==> flow/design.v <==
module memory_controller( CLK_48MHZ,RESET,SDRAM_STATUS,READ_CMD, GEIG_DATA, MAG_DATA, BA_READ,COL_READ, ROW_READ, 
BA_WRITE, COL_WRITE, ROW_WRITE
,NEXT_READ,NEXT_WRITE,DATA_OUT,BA_OUT,COL_OUT,ROW_OUT,CMD_OUT);
input CLK_48MHZ,RESET,SDRAM_STATUS, READ_CMD;
input [79:0] GEIG_DATA;
input [79:0] MAG_DATA;
input [1:0] BA_READ;
input [8:0] COL_READ;
input [12:0] ROW_READ;
input [1:0] BA_WRITE;
input [8:0] COL_WRITE;
input [12:0] ROW_WRITE;
output NEXT_READ, NEXT_WRITE;
output [15:0] DATA_OUT;
output [1:0] BA_OUT;
output [8:0] COL_OUT;
output [12:0] ROW_OUT;
output [1:0] CMD_OUT;
reg [79:0] geig_prev;
reg [79:0] geig_buffer;
parameter new_geig_cmd =2'b01;
parameter num_geig_cycles = 5;
reg [79:0] mag_prev;
reg [79:0] mag_buffer;
parameter new_mag_cmd =2'b10;
parameter num_mag_cycles = 5;
reg [79:0] data_buffer;
reg read_prev;
parameter new_read_cmd = 2'b11;
reg [23:0] read_address;
reg [23:0] write_address;
reg [7:0] schedule;
reg [2:0] num_cycles;
reg [2:0] write_count;
reg busy_hold;
reg next_write;
reg next_read;
reg [1:0] ba_out;
reg [12:0] row_out;
reg [8:0] col_out;
reg [15:0] data_out;
reg [1:0] cmd_out;
assign NEXT_WRITE = next_write;
assign NEXT_READ = next_read;
assign CMD_OUT = cmd_out;
assign BA_OUT = ba_out;
assign ROW_OUT = row_out;
assign COL_OUT = col_out;
assign DATA_OUT = data_out;
always @(posedge CLK_48MHZ or negedge RESET)
begin
if (RESET==1'b0) begin
    schedule = 8'b00000000;
    busy_hold = 1'b0;
    write_count=4'b0000;
    next_write<=0;
    next_read<=0;
    cmd_out<=2'b00;
    num_cycles=0;
    ba_out<=0;
    row_out<=0;
    col_out<=0;
    data_out<=0;
    write_address=0;
    read_address=0;
    mag_prev=80'b0;
    geig_prev=80'b0;
end else begin
write_address = {BA_WRITE,COL_WRITE,ROW_WRITE};
read_address = {BA_READ,COL_READ,ROW_READ};
if ((schedule[1:0] ==2'b00) && (RESET==1'b1)) begin
    schedule=schedule>>2;
end
if ((geig_prev!=GEIG_DATA) && (RESET==1'b1)) begin
    geig_buffer[79:0] = GEIG_DATA;
    geig_prev = GEIG_DATA;
    if (schedule[1:0] == 2'b00) begin
        schedule[1:0] = new_geig_cmd;
    end else if (schedule[3:2] ==2'b00) begin
        schedule[3:2] = new_geig_cmd;
    end else if (schedule[5:4] == 2'b00) begin
        schedule[5:4] = new_geig_cmd;
    end else begin
        schedule[7:6] = new_geig_cmd;
    end
end else begin
    geig_prev= GEIG_DATA;
end
if ((mag_prev!=MAG_DATA) && (RESET==1'b1)) begin
    mag_buffer[79:0] = MAG_DATA;
    mag_prev = MAG_DATA;
    if (schedule[1:0] == 2'b00) begin
        schedule[1:0] = new_mag_cmd;
    end else if (schedule[3:2] ==2'b00) begin
        schedule[3:2] = new_mag_cmd;
    end else if (schedule[5:4] == 2'b00) begin
        schedule[5:4] = new_mag_cmd;
    end else begin
        schedule[7:6] = new_mag_cmd;
    end
end else begin
    mag_prev=MAG_DATA;
end
if ((READ_CMD ==1'b1) && (read_prev ==1'b0) && (RESET==1'b1))begin
    read_prev=READ_CMD;
    if (schedule[1:0] == 2'b00) begin
        schedule[1:0] = new_read_cmd;
    end else if (schedule[3:2] ==2'b00) begin
        schedule[3:2] = new_read_cmd;
    end else if (schedule[5:4] == 2'b00) begin
        schedule[5:4] = new_read_cmd;
    end else begin
        schedule[7:6] = new_read_cmd;
    end
end else begin
    read_prev = READ_CMD;
end
if (((schedule[1:0] == new_geig_cmd) || (schedule[1:0] == new_mag_cmd)) && (RESET==1'b1)) begin
    if ((schedule[1:0] == new_geig_cmd) && (write_count==0)) begin
        num_cycles=num_geig_cycles;
        data_buffer[79:0] = geig_buffer;
    end else if ((schedule[1:0] == new_mag_cmd) && (write_count==0)) begin
        num_cycles = num_mag_cycles;
        data_buffer[79:0]=mag_buffer;
    end
    if (write_count<num_cycles) begin
        if ((SDRAM_STATUS==1'b1) && (busy_hold==1)) begin
            cmd_out<=2'b00;
        end
        if ((busy_hold==1'b1)&&(SDRAM_STATUS==1'b0)) begin
            next_write<=1'b1;
            data_buffer = data_buffer >>16;
            busy_hold=1'b0;
            write_count=write_count+1;
        end else if ((SDRAM_STATUS==1'b0) && (busy_hold==0)) begin
            next_write<=1'b0;
            cmd_out<=2'b10;
            ba_out<=BA_WRITE;
            row_out<=ROW_WRITE;
            col_out<=COL_WRITE;
            data_out<=data_buffer[15:0];
            busy_hold=1'b1;
        end
    end else if (write_count==num_cycles) begin
        write_count=0;
        schedule=schedule>>2;
    end
end else if ((schedule[1:0]==new_read_cmd) && (RESET==1'b1)) begin
    if (read_address == write_address) begin 
        schedule=schedule>>2;
    end else begin
        if ((SDRAM_STATUS==1'b1) && (busy_hold==1)) begin
            cmd_out<=2'b00;
        end    
        if ((SDRAM_STATUS==1'b0) && (busy_hold==1)) begin
            next_read<=1'b1;
            busy_hold=0;
            schedule=schedule>>2;
        end else if ((SDRAM_STATUS==1'b0) && (busy_hold==0)) begin
            next_read<=1'b0;
            cmd_out<=2'b01;
            ba_out<=BA_READ;
            row_out<=ROW_READ;
            col_out<=COL_READ;
            busy_hold=1'b1;
        end
    end
end
end  
end
endmodule
module sdram_interface(CLK_48MHZ,RESET,TIMESTAMP,A_IN_BANK,A_IN_COL,A_IN_ROW,D_IN,CMD_IN,
SDRAM_DQ_IN,SDRAM_DQ_OUT,SDRAM_DQ_OE,
SDRAM_A0,SDRAM_A1,SDRAM_A2,SDRAM_A3,SDRAM_A4,SDRAM_A5,SDRAM_A6,SDRAM_A7,SDRAM_A8,SDRAM_A9,SDRAM_A10,SDRAM_A11,
SDRAM_A12,
SDRAM_CLK_EN,SDRAM_BA0,SDRAM_BA1,SDRAM_CKE,SDRAM_CS,SDRAM_RAS,SDRAM_CAS,SDRAM_WE,SDRAM_DQML,SDRAM_DQMU,
STATUS,DATA_READ);
parameter t_rc = 4;  
parameter t_ras = 3;  
parameter t_rcd= 1;  
parameter t_rp = 2;  
parameter t_dpl = 1;  
parameter t_rrd =1;  
parameter t_ref = 1;  
input CLK_48MHZ;
input RESET;
input [23:0] TIMESTAMP;
input [1:0] CMD_IN;  
input [1:0] A_IN_BANK;
input [8:0] A_IN_COL;
input [12:0] A_IN_ROW;
input [15:0] D_IN;
input [15:0] SDRAM_DQ_IN;
output [15:0] SDRAM_DQ_OUT;
output SDRAM_DQ_OE;
output SDRAM_A0,SDRAM_A1,SDRAM_A2,SDRAM_A3,SDRAM_A4,SDRAM_A5,SDRAM_A6,SDRAM_A7,SDRAM_A8,SDRAM_A9,SDRAM_A10,
SDRAM_A11,SDRAM_A12,
SDRAM_CLK_EN,SDRAM_BA0,SDRAM_BA1,SDRAM_CKE,SDRAM_CS,SDRAM_RAS,SDRAM_CAS,SDRAM_WE,SDRAM_DQML,SDRAM_DQMU;
output STATUS;
output [15:0] DATA_READ;
reg busy;
assign STATUS=busy;
reg [15:0] dout;  
reg weVAL;  
assign SDRAM_DQ_OUT = dout;
assign SDRAM_DQ_OE = weVAL;
reg [15:0] dread;  
assign DATA_READ[0] = dread[0];
assign DATA_READ[1] = dread[1];
assign DATA_READ[2] = dread[2];
assign DATA_READ[3] = dread[3];
assign DATA_READ[4] = dread[4];
assign DATA_READ[5] = dread[5];
assign DATA_READ[6] = dread[6];
assign DATA_READ[7] = dread[7];
assign DATA_READ[8] = dread[8];
assign DATA_READ[9] = dread[9];
assign DATA_READ[10] = dread[10];
assign DATA_READ[11] = dread[11];
assign DATA_READ[12] = dread[12];
assign DATA_READ[13] = dread[13];
assign DATA_READ[14] = dread[14];
assign DATA_READ[15] = dread[15];
reg [12:0] address;
assign SDRAM_A0 = address[0];
assign SDRAM_A1 = address[1];
assign SDRAM_A2 = address[2];
assign SDRAM_A3 = address[3];
assign SDRAM_A4 = address[4];
assign SDRAM_A5 = address[5];
assign SDRAM_A6 = address[6];
assign SDRAM_A7 = address[7];
assign SDRAM_A8 = address[8];
assign SDRAM_A9 = address[9];
assign SDRAM_A10 = address[10];
assign SDRAM_A11 = address[11];
assign SDRAM_A12 = address[12];
reg pwr_up_hold;
reg pwr_stabalize;
reg [3:0] init_counter;
reg [23:0] ts_delay;
assign SDRAM_CLK_EN = pwr_stabalize;  
reg cke;
reg cs;
reg ras;
reg cas;
reg we;
reg ba0;
reg ba1;
reg dqmu;
reg dqml;
assign SDRAM_CKE = cke;
assign SDRAM_CS =  cs;
assign SDRAM_RAS=  ras;
assign SDRAM_CAS=  cas;
assign SDRAM_WE=   we;
assign SDRAM_BA0=  ba0;
assign SDRAM_BA1=  ba1;
assign SDRAM_DQMU= dqmu;
assign SDRAM_DQML= dqml;
reg write_cycle;
reg write_exit;
reg [3:0] write_counter;
reg read_cycle;
reg [3:0] read_counter;
reg read_exit;
reg idle_cycle;
always @(negedge CLK_48MHZ or negedge RESET)
begin
if (RESET==1'b0) begin
    weVAL<=1'b0;
    pwr_up_hold=1'b1;
    busy=1'b1;
    pwr_stabalize=1'b0;
    init_counter=4'b0;
    write_cycle=1'b0;
    write_exit=1'b0;
    write_counter=4'b0;
    read_cycle=1'b0;
    read_counter=4'b0;
    read_exit=1'b0;
    idle_cycle=1'b0;
    dout<=0;
    address=0;
    dread<=0;
    ts_delay=0;
    cke<=1'b0;
    cs<=1'b0;
    ras<=1'b0;
    cas<=1'b0;
    we<=1'b0;
    ba0<=1'b0;
    ba1<=1'b0;
    dqmu<=1'b0;
    dqml<=1'b0;
end else begin
    if (busy==0) begin
        if (CMD_IN==2) begin
            write_cycle=1;
            write_exit=0;
        end else if (CMD_IN==1) begin
            read_cycle=1;
            read_exit=0;
        end else begin
            idle_cycle=1;
        end
    end
    if (write_cycle==1) begin
        if (write_counter==t_rc+t_ras+2) begin
            cke<=0;
            cs<=0;
            ras<=0;
            cas<=0;
            we<=1;
            address=13'b0;
            busy=0;
            write_cycle=0;
            write_counter=0;
            write_exit=1;
        end
        if ((write_counter>t_rc+t_ras) && (write_counter<t_rc+t_ras+2)) begin
            cke<=1;
            cs<=0;
            ras<=1;
            cas<=1;
            we<=1;
            dqml<=1;
            dqmu<=1;
            weVAL<=0;
            address=13'b0;
            write_counter=write_counter+1;
        end
        if (write_counter==t_rc+t_ras) begin
            cke<=1;
            cs<=0;
            ras<=1;
            cas<=0;
            we<=0;
            address[8:0] = A_IN_COL;
            address[10] =1;
            weVAL<=1;
            dout<=D_IN;  
            write_counter=write_counter+1;
        end
        if ((write_counter>t_rc) && (write_counter<t_rc+t_ras)) begin
            cke<=1;
            cs<=0;
            ras<=1;
            cas<=1;
            we<=1;
            address=13'b0;
            write_counter=write_counter+1;
        end
        if (write_counter==t_rc) begin
            cke<=1;
            cs<=0;
            ras<=0;
            cas<=1;
            we<=1;
            dqmu<=0;
            dqml<=0;
            ba0<=A_IN_BANK[0];
            ba1<=A_IN_BANK[1];
            address=A_IN_ROW;
            write_counter=write_counter+1;
        end
        if ((write_counter>0) && (write_counter<t_rc)) begin
            cke<=1;
            cs<=0;
            ras<=1;
            cas<=1;
            we<=1;
            address=13'b0;
            write_counter=write_counter+1;
        end
        if ((write_counter==0) && (write_exit==0)) begin
            cke<=1;
            cs<=0;
            ras<=1;
            cas<=1;
            we<=1;
            busy=1;
            write_counter=write_counter+1;
        end
    end
    if (read_cycle==1) begin
        if (read_counter==t_rc+t_ras+5) begin
            cke<=0;
            cs<=0;
            ras<=0;
            cas<=0;
            we<=1;
            address=13'b0;
            busy=0;
            read_cycle=0;
            read_counter=0;
            read_exit=1;
        end
        if (read_counter==t_rc+t_ras+4) begin
            cke<=1;
            cs<=0;
            ras<=1;
            cas<=1;
            we<=1;
            dqmu<=1;
            dqml<=1;
            address=13'b0;
            read_counter=read_counter+1;
        end
        if (read_counter==t_rc+t_ras+3) begin
            cke<=1;
            cs<=0;
            ras<=1;
            cas<=1;
            we<=1;
            dread<=SDRAM_DQ_IN;
            address=13'b0;
            read_counter=read_counter+1;
        end
        if ((read_counter>t_rc+t_ras) && (read_counter<t_rc+t_ras+3)) begin
            cke<=1;
            cs<=0;
            ras<=1;
            cas<=1;
            we<=1;
            address=13'b0;
            read_counter=read_counter+1;
        end
        if (read_counter==t_rc+t_ras) begin
            cke<=1;
            cs<=0;
            ras<=1;
            cas<=0;
            we<=1;
            address[8:0] = A_IN_COL;
            address[10] =1; 
            dread<= 16'b0;
            read_counter=read_counter+1;
        end
        if ((read_counter>t_rc) && (read_counter<t_rc+t_ras)) begin
            cke<=1;
            cs<=0;
            ras<=1;
            cas<=1;
            we<=1;
            address=13'b0;
            read_counter=read_counter+1;
        end
        if (read_counter==t_rc) begin
            cke<=1;
            cs<=0;
            ras<=0;
            cas<=1;
            we<=1;
            dqmu<=0;
            dqml<=0;
            ba0<=A_IN_BANK[0];
            ba1<=A_IN_BANK[1];
            address=A_IN_ROW;
            read_counter=read_counter+1;
        end
        if ((read_counter>0) && (read_counter<t_rc)) begin
            cke<=1;
            cs<=0;
            ras<=1;
            cas<=1;
            we<=1;
            address=13'b0;
            read_counter=read_counter+1;
        end
        if ((read_counter==0) && (read_exit==0)) begin
            cke<=1;
            cs<=0;
            ras<=1;
            cas<=1;
            we<=1;
            busy=1;
            read_counter=read_counter+1;
        end
    end
    if (pwr_up_hold==1'b1) begin
        if (TIMESTAMP < 2) begin
            cke<=1'b0;
            cs<=1'b0;
            dqml<=1'b0;
            dqmu<=1'b0;
            dout<=16'b0;
            busy=1;
        end else if ((TIMESTAMP>=2)&&(TIMESTAMP<4)) begin
            pwr_stabalize=1'b1;
            cke<=1'b1;
            dqml<=1'b1;
            dqmu<=1'b1;
        end else if (TIMESTAMP>=4) begin  
            if (init_counter==t_rp+1+t_rc+1+1) begin
                cke<=0;
                cs<=0;
                ras<=0;
                cas<=0;
                we<=1;
                address=13'b0;
                pwr_up_hold=1'b0;  
                busy=0;
            end
            if (init_counter==t_rp+1+t_rc+1) begin
                cke<=1;
                cs<=0;
                ras<=1;
                cas<=1;
                we<=1;
                address=13'b0;
                init_counter=init_counter+1;
            end
            if (init_counter==t_rp+1+t_rc) begin
                cke<=1;
                cs<=0;
                ras<=0;
                cas<=0;
                we<=0;
                ba1<=0;
                ba0<=1;
                address=13'b0001000100000;
                init_counter=init_counter+1;
            end
            if ((init_counter>t_rp+1) && (init_counter<t_rp+1+t_rc)) begin
                cke<=1;
                cs<=0;
                ras<=1;
                cas<=1;
                we<=1;
                address=13'b0;
                init_counter=init_counter+1;
            end
            if ((init_counter==t_rp+1) && (TIMESTAMP==ts_delay)) begin
                cke<=1;
                cs<=0;
                ras<=1;
                cas<=1;
                we<=1;
                init_counter=init_counter+1;
            end
            if ((init_counter==t_rp+1) && (TIMESTAMP!=ts_delay)) begin
                cke<=0;
                cs<=0;
                ras<=1;
                cas<=1;
                we<=1;
                address=13'b0;
            end
            if (init_counter==t_rp) begin
                cke<=0;
                cs<=0;
                ras<=0;
                cas<=0;
                we<=1;
                address=13'b0;
                init_counter=init_counter+1;
                ts_delay=TIMESTAMP+1;
            end
            if ((init_counter>0) && (init_counter<t_rp)) begin
                cke<=1;
                cs<=0;
                ras<=1;
                cas<=1;
                we<=1;
                address=13'b0;
                init_counter=init_counter+1;
            end
            if (init_counter==0) begin
                cke<=1;
                cs<=0;
                ras<=0;
                cas<=1;
                we<=0;
                address[10]=1;
                init_counter=init_counter+1;
            end
        end
    end
end  
end
endmodule
module read_buffer( CLK_48MHZ,RESET,NEXT_BYTE,DATA_READ,ROW_WRITE,READ_CMD,BYTE_OUT);
input CLK_48MHZ, RESET, NEXT_BYTE;
input [15:0] DATA_READ;
input [12:0] ROW_WRITE;
output READ_CMD;
output [7:0] BYTE_OUT;
reg read_cmd;
reg [1:0] init_stage;
reg [8:0] init_wait;
reg [7:0] byte_out;
reg [1:0] position;
reg next_byte_prev;
reg [15:0] buffer_a;
reg [15:0] buffer_b;
assign BYTE_OUT = byte_out;
assign READ_CMD = read_cmd;
always @(posedge CLK_48MHZ or negedge RESET) begin
    if (RESET==1'b0) begin
        read_cmd<=1'b0;
        position<= 2'b00;
        byte_out<=8'b0;
        next_byte_prev<=1'b0;
        init_stage=1;
        init_wait=0;
        buffer_a<=0;
        buffer_b<=0;
    end else begin
        next_byte_prev<=NEXT_BYTE;
        if ((NEXT_BYTE==1'b1) && (next_byte_prev==1'b0) && (init_stage==0)) begin
            if (position==2'b00) begin
                byte_out<=buffer_a[7:0];
                position<=position+1;
            end else if (position==2'b01) begin
                byte_out<=buffer_a[15:8];
                position<=position+1;
            end else if (position==2'b10) begin
                byte_out<=buffer_b[7:0];
                position<=position+1;
            end else begin
                byte_out<=buffer_b[15:8];
                position<=2'b00;
            end
        end
        if ((init_stage==1) && (ROW_WRITE>=13'b0000000000011)) begin
            read_cmd<=1'b1;
            init_stage=2;
        end
        if (init_stage==2) begin
            if (init_wait<300) begin
                buffer_a<=DATA_READ;
                init_wait=init_wait+1;
            end else if ((init_wait>=300) && (init_wait<400)) begin
                read_cmd<=1'b0;
                init_wait=init_wait+1;
            end else if (init_wait>=400) begin
                read_cmd<=1'b1;
                init_wait=0;
                init_stage=0;
            end 
        end
        if ((position==2'b00) && (init_stage==0)) begin
            read_cmd<=1'b1;
        end
        if ((position==2'b01) && (init_stage==0)) begin
            read_cmd<=1'b0;
            buffer_b<=DATA_READ;
        end
        if ((position==2'b10) && (init_stage==0)) begin
            read_cmd<=1'b1;
        end
        if ((position==2'b11) && (init_stage==0)) begin
            buffer_a<=DATA_READ;
            read_cmd<=1'b0;
        end
    end
end
endmodule
module write_address_traversal( CLK,RESET,NEXT, BA_WRITE_OUT, ROW_WRITE_OUT,COL_WRITE_OUT );
input CLK, NEXT, RESET;
output [1:0] BA_WRITE_OUT;
output [8:0] COL_WRITE_OUT;
output [12:0] ROW_WRITE_OUT;
reg [23:0] current_count;
reg next_prev;  
assign BA_WRITE_OUT = current_count[23:22];
assign COL_WRITE_OUT = current_count[21:13];
assign ROW_WRITE_OUT = current_count[12:0];
always @(negedge CLK or negedge RESET)
begin
if (RESET==1'b0) begin
    current_count=24'b0;
    next_prev=1'b0;
end else begin
    if (NEXT && !next_prev) begin
    if (current_count == 24'b111111111111111111111111) begin
        current_count = 24'b0;
    end else begin
        current_count = current_count+1;
    end
end
    next_prev = NEXT;
end
end
endmodule
module read_address_traversal( CLK,NEXT,RESET, BA_READ_OUT, ROW_READ_OUT,COL_READ_OUT );
input CLK,NEXT,RESET;
output [1:0] BA_READ_OUT;
output [8:0] COL_READ_OUT;
output [12:0] ROW_READ_OUT;
reg [23:0] current_count;
reg next_prev;  
assign BA_READ_OUT = current_count[23:22];
assign COL_READ_OUT = current_count[21:13];
assign ROW_READ_OUT = current_count[12:0];
always @(negedge CLK or negedge RESET)
begin
if (RESET==1'b0) begin
    current_count=24'b0;
    next_prev=1'b0;
end else begin
    if (NEXT && !next_prev) begin
    if (current_count == 24'b111111111111111111111111) begin
        current_count = 24'b0;
    end else begin
        current_count = current_count+1;
    end
    end
    next_prev = NEXT;
    end
end
endmodule
module sdram_logger (
    input         clk,           
    input         rst_n,         
    input  [23:0] timestamp,     
    input  [79:0] geig_data,     
    input  [79:0] mag_data,      
    input         next_byte,     
    input  [15:0] sdram_dq_in,   
    output [15:0] sdram_dq_out,  
    output        sdram_dq_oe,   
    output [12:0] sdram_a,
    output [1:0]  sdram_ba,
    output        sdram_clk_en,
    output        sdram_cke,
    output        sdram_cs,
    output        sdram_ras,
    output        sdram_cas,
    output        sdram_we,
    output        sdram_dqml,
    output        sdram_dqmu,
    output [7:0]  byte_out       
);
wire        sdram_status;
wire [15:0] data_read;
wire        next_read, next_write, read_cmd;
wire [15:0] mc_data_out;
wire [1:0]  mc_ba_out, mc_cmd_out;
wire [8:0]  mc_col_out;
wire [12:0] mc_row_out;
wire [1:0]  ba_read, ba_write;
wire [8:0]  col_read, col_write;
wire [12:0] row_read, row_write;
memory_controller memory_controller_0(
    .CLK_48MHZ    ( clk ),
    .RESET        ( rst_n ),
    .SDRAM_STATUS ( sdram_status ),
    .READ_CMD     ( read_cmd ),
    .GEIG_DATA    ( geig_data ),
    .MAG_DATA     ( mag_data ),
    .BA_READ      ( ba_read ),
    .COL_READ     ( col_read ),
    .ROW_READ     ( row_read ),
    .BA_WRITE     ( ba_write ),
    .COL_WRITE    ( col_write ),
    .ROW_WRITE    ( row_write ),
    .NEXT_READ    ( next_read ),
    .NEXT_WRITE   ( next_write ),
    .DATA_OUT     ( mc_data_out ),
    .BA_OUT       ( mc_ba_out ),
    .COL_OUT      ( mc_col_out ),
    .ROW_OUT      ( mc_row_out ),
    .CMD_OUT      ( mc_cmd_out )
);
read_address_traversal read_address_traversal_0(
    .CLK          ( clk ),
    .NEXT         ( next_read ),
    .RESET        ( rst_n ),
    .BA_READ_OUT  ( ba_read ),
    .ROW_READ_OUT ( row_read ),
    .COL_READ_OUT ( col_read )
);
write_address_traversal write_address_traversal_0(
    .CLK           ( clk ),
    .RESET         ( rst_n ),
    .NEXT          ( next_write ),
    .BA_WRITE_OUT  ( ba_write ),
    .ROW_WRITE_OUT ( row_write ),
    .COL_WRITE_OUT ( col_write )
);
read_buffer read_buffer_0(
    .CLK_48MHZ ( clk ),
    .RESET     ( rst_n ),
    .NEXT_BYTE ( next_byte ),
    .DATA_READ ( data_read ),
    .ROW_WRITE ( row_write ),
    .READ_CMD  ( read_cmd ),
    .BYTE_OUT  ( byte_out )
);
sdram_interface sdram_interface_0(
    .CLK_48MHZ    ( clk ),
    .RESET        ( rst_n ),
    .TIMESTAMP    ( timestamp ),
    .A_IN_BANK    ( mc_ba_out ),
    .A_IN_COL     ( mc_col_out ),
    .A_IN_ROW     ( mc_row_out ),
    .D_IN         ( mc_data_out ),
    .CMD_IN       ( mc_cmd_out ),
    .SDRAM_DQ_IN  ( sdram_dq_in ),
    .SDRAM_DQ_OUT ( sdram_dq_out ),
    .SDRAM_DQ_OE  ( sdram_dq_oe ),
    .SDRAM_A0  ( sdram_a[0] ),  .SDRAM_A1  ( sdram_a[1] ),  .SDRAM_A2  ( sdram_a[2] ),
    .SDRAM_A3  ( sdram_a[3] ),  .SDRAM_A4  ( sdram_a[4] ),  .SDRAM_A5  ( sdram_a[5] ),
    .SDRAM_A6  ( sdram_a[6] ),  .SDRAM_A7  ( sdram_a[7] ),  .SDRAM_A8  ( sdram_a[8] ),
    .SDRAM_A9  ( sdram_a[9] ),  .SDRAM_A10 ( sdram_a[10] ), .SDRAM_A11 ( sdram_a[11] ),
    .SDRAM_A12 ( sdram_a[12] ),
    .SDRAM_CLK_EN ( sdram_clk_en ),
    .SDRAM_BA0    ( sdram_ba[0] ),
    .SDRAM_BA1    ( sdram_ba[1] ),
    .SDRAM_CKE    ( sdram_cke ),
    .SDRAM_CS     ( sdram_cs ),
    .SDRAM_RAS    ( sdram_ras ),
    .SDRAM_CAS    ( sdram_cas ),
    .SDRAM_WE     ( sdram_we ),
    .SDRAM_DQML   ( sdram_dqml ),
    .SDRAM_DQMU   ( sdram_dqmu ),
    .STATUS       ( sdram_status ),
    .DATA_READ    ( data_read )
);
endmodule
# ---- Step by step through the tools: sdram_logger
# What the tools print for sdram_logger, step after step.
# Line numbers count from 1 in the design file above.
# Operators carry their Yosys type and port widths (W data, S select, Z words).
# Library cell names are shortened.
# A cell with n/a has no value.
dict set report inputs {
  top_module {sdram_logger}
  clock {clk}
  library {sky130hd}
  lib_corner {tt_025C_1v80}
}

# ---- After elaboration
# Source: Yosys, flattened and elaborated, memories not mapped. Widths are those after wreduce. Registers that Yosys merges into a memory's read port (data or address) are not register bits. Print and check cells do not count. Equal cells are merged and count once.
dict set report bits {
  reg_bits 663
  in_bits 203
  ram_bits 0
  out_inout_bits 48
  latch_bits 0
  n_memories 0
  clocked_rd_ports_x_width 0
  romBits 0
  word_cells 667
}
dict set report op_classes {
  cmp 26
  n_addsub 27
  n_reduce_logical 77
  n_eq 35
  div_mod_pow 0
  n_shift 0
  bitwise 11
  muxes 438
  mul 0
}
# op n
set op_table {}
lappend op_table {{$mux W80} 6}
lappend op_table {{$mux W13} 33}
lappend op_table {{$mux W4} 64}
lappend op_table {{$mux W1} 250}
lappend op_table {{$ne A80 B80 Y1} 2}
lappend op_table {{$mux W16} 9}
lappend op_table {{$mux W9} 13}
lappend op_table {{$mux W8} 13}
lappend op_table {{$add A4 B1 Y4 const B} 21}
lappend op_table {{$mux W2} 38}
lappend op_table {{$add A24 B1 Y24 const B} 3}
lappend op_table {{$eq A24 B24 Y1} 2}
lappend op_table {{$eq A24 B24 Y1 const B} 2}
lappend op_table {{$mux W24} 2}
lappend op_table {{$logic_and A1 B1 Y1} 35}
lappend op_table {{$logic_not A2 Y1} 13}
lappend op_table {{$ge A24 B2 Y1 const B} 1}
lappend op_table {{$lt A24 B2 Y1 const B} 1}
lappend op_table {{$ne A24 B24 Y1} 1}
lappend op_table {{$ge A24 B3 Y1 const B} 1}
lappend op_table {{$lt A24 B3 Y1 const B} 1}
lappend op_table {{$eq A4 B4 Y1 const B} 6}
lappend op_table {{$lt A4 B3 Y1 const B} 5}
lappend op_table {{$eq A4 B3 Y1 const B} 5}
lappend op_table {{$ge A9 B9 Y1 const B} 2}
lappend op_table {{$lt A9 B9 Y1 const B} 2}
lappend op_table {{$mux W6} 3}
lappend op_table {{$mux W3} 6}
# Other operator kinds: 28; their cells: 74.

# ---- Logic depth
# Yosys ltp: most cells in a row. Word level: on the elaborated netlist, between registers, memories and ports. Mapped: between sequential cells and ports; inverters and the memories' decode and read muxes count.
dict set report depth {
  word_depth 49
  abc_area 0
  ltp_mapped 35
}

# ---- Netlist
# Source: synth_stat.txt of the flow (Yosys; design flattened, memories mapped). It holds for the ABC_AREA given above (unset counts as 0); a run with the other value may have another netlist.
# cell n
set by_type {}
lappend by_type {edfxtp_1 241}
lappend by_type {dfrtp_1 272}
lappend by_type {dfrtn_1 146}
lappend by_type {xnor2_1 199}
lappend by_type {o21ai_0 288}
lappend by_type {mux2_2 116}
lappend by_type {mux2i_1 109}
lappend by_type {nand2_1 268}
lappend by_type {nor2_1 201}
lappend by_type {xor2_1 83}
lappend by_type {a21oi_1 137}
lappend by_type {ha_1 45}
lappend by_type {clkbuf_1 134}
lappend by_type {inv_1 127}
lappend by_type {nand4_1 69}
lappend by_type {o21ba_2 34}
lappend by_type {o211ai_1 40}
lappend by_type {o22a_1 33}
# Other cell types: 80; their cells: 563.
dict set report synth_totals {
  flip_flops 662
  cells 3105
  n_buf 191
  synth_area_um2 33469.6
  seqArea_um2 17775.8
}
# By module: a second synthesis without flattening, with its own total; a netlist apart from the flattened one above.
dict set report unflattened {
  hier_cells 3046
  area_unflattened_um2 33193.1
}
# Rows give one instance, submodules left out.
# module instances mod_area_um2 n_cells
set modules {}
lappend modules {memory_controller 1 20822.5 1670}
lappend modules {sdram_interface 1 7148.1 897}
lappend modules {read_buffer 1 2756.4 238}
lappend modules {read_address_traversal 1 1251.2 122}
lappend modules {write_address_traversal 1 1214.9 119}
lappend modules {sdram_logger 1 0.0 0}

; Stored flow runs of sdram_logger (3 of them; Yosys, OpenROAD, sky130hd). They differ in their settings and are not a sequence. Constraints: input delay and output delay 20% of the set period each, output load 0.01 pF.
; By "final_power_w" is meant OpenSTA's value without simulated activity: inputs other than the clock are taken to toggle once in ten clock periods, and the tool carries that through the logic.

[flow run A: settings]
CELL_PAD_IN_SITES_DETAIL_PLACEMENT = 2
CORE_UTILIZATION = 40
GPL_ROUTABILITY_DRIVEN = 0
period_ns = 14.0
CAP_MARGIN = 20
CORE_MARGIN = 2
SLEW_MARGIN = 20
[flow run A: results]
synthArea_um2 = 33469.6
total_die_area_um2 = 86004.4
finish.utilization_pct = 47.4
setup_ws_ns = 0.369
total_negative_slack_ns = 0.000
worst_hold_slack_ns = 0.450
final_power_w = 0.004974

[flow run B: settings]
ABC_AREA = 1
CAP_MARGIN = 5
CELL_PAD_IN_SITES_DETAIL_PLACEMENT = 1
CELL_PAD_IN_SITES_GLOBAL_PLACEMENT = 0
CORE_ASPECT_RATIO = 1.21
CORE_MARGIN = 5
CORE_UTILIZATION = 40
CTS_CLUSTER_SIZE = 87
GPL_ROUTABILITY_DRIVEN = 0
MAX_ROUTING_LAYER = met4
MIN_ROUTING_LAYER = met1
PLACE_DENSITY = 0.47
SETUP_SLACK_MARGIN = 1.56
SLEW_MARGIN = 10
TNS_END_PERCENT = 5
period_ns = 7.76
[flow run B: results]
synthArea_um2 = 33126.8
total_die_area_um2 = 88697.2
finish.utilization_pct = 49.0
setup_ws_ns = 0.340
total_negative_slack_ns = 0.000
worst_hold_slack_ns = 0.433
final_power_w = 0.008742

[flow run C: settings]
CAP_MARGIN = 15
CELL_PAD_IN_SITES_DETAIL_PLACEMENT = 2
CORE_UTILIZATION = 40
GPL_ROUTABILITY_DRIVEN = 0
GPL_TIMING_DRIVEN = 0
SETUP_SLACK_MARGIN = 4.07
period_ns = 14.0
CORE_MARGIN = 2
SLEW_MARGIN = 20
[flow run C: results]
synthArea_um2 = 33469.6
total_die_area_um2 = 86004.4
finish.utilization_pct = 50.8
setup_ws_ns = 1.402
total_negative_slack_ns = 0.000
worst_hold_slack_ns = 0.496
final_power_w = 0.005297
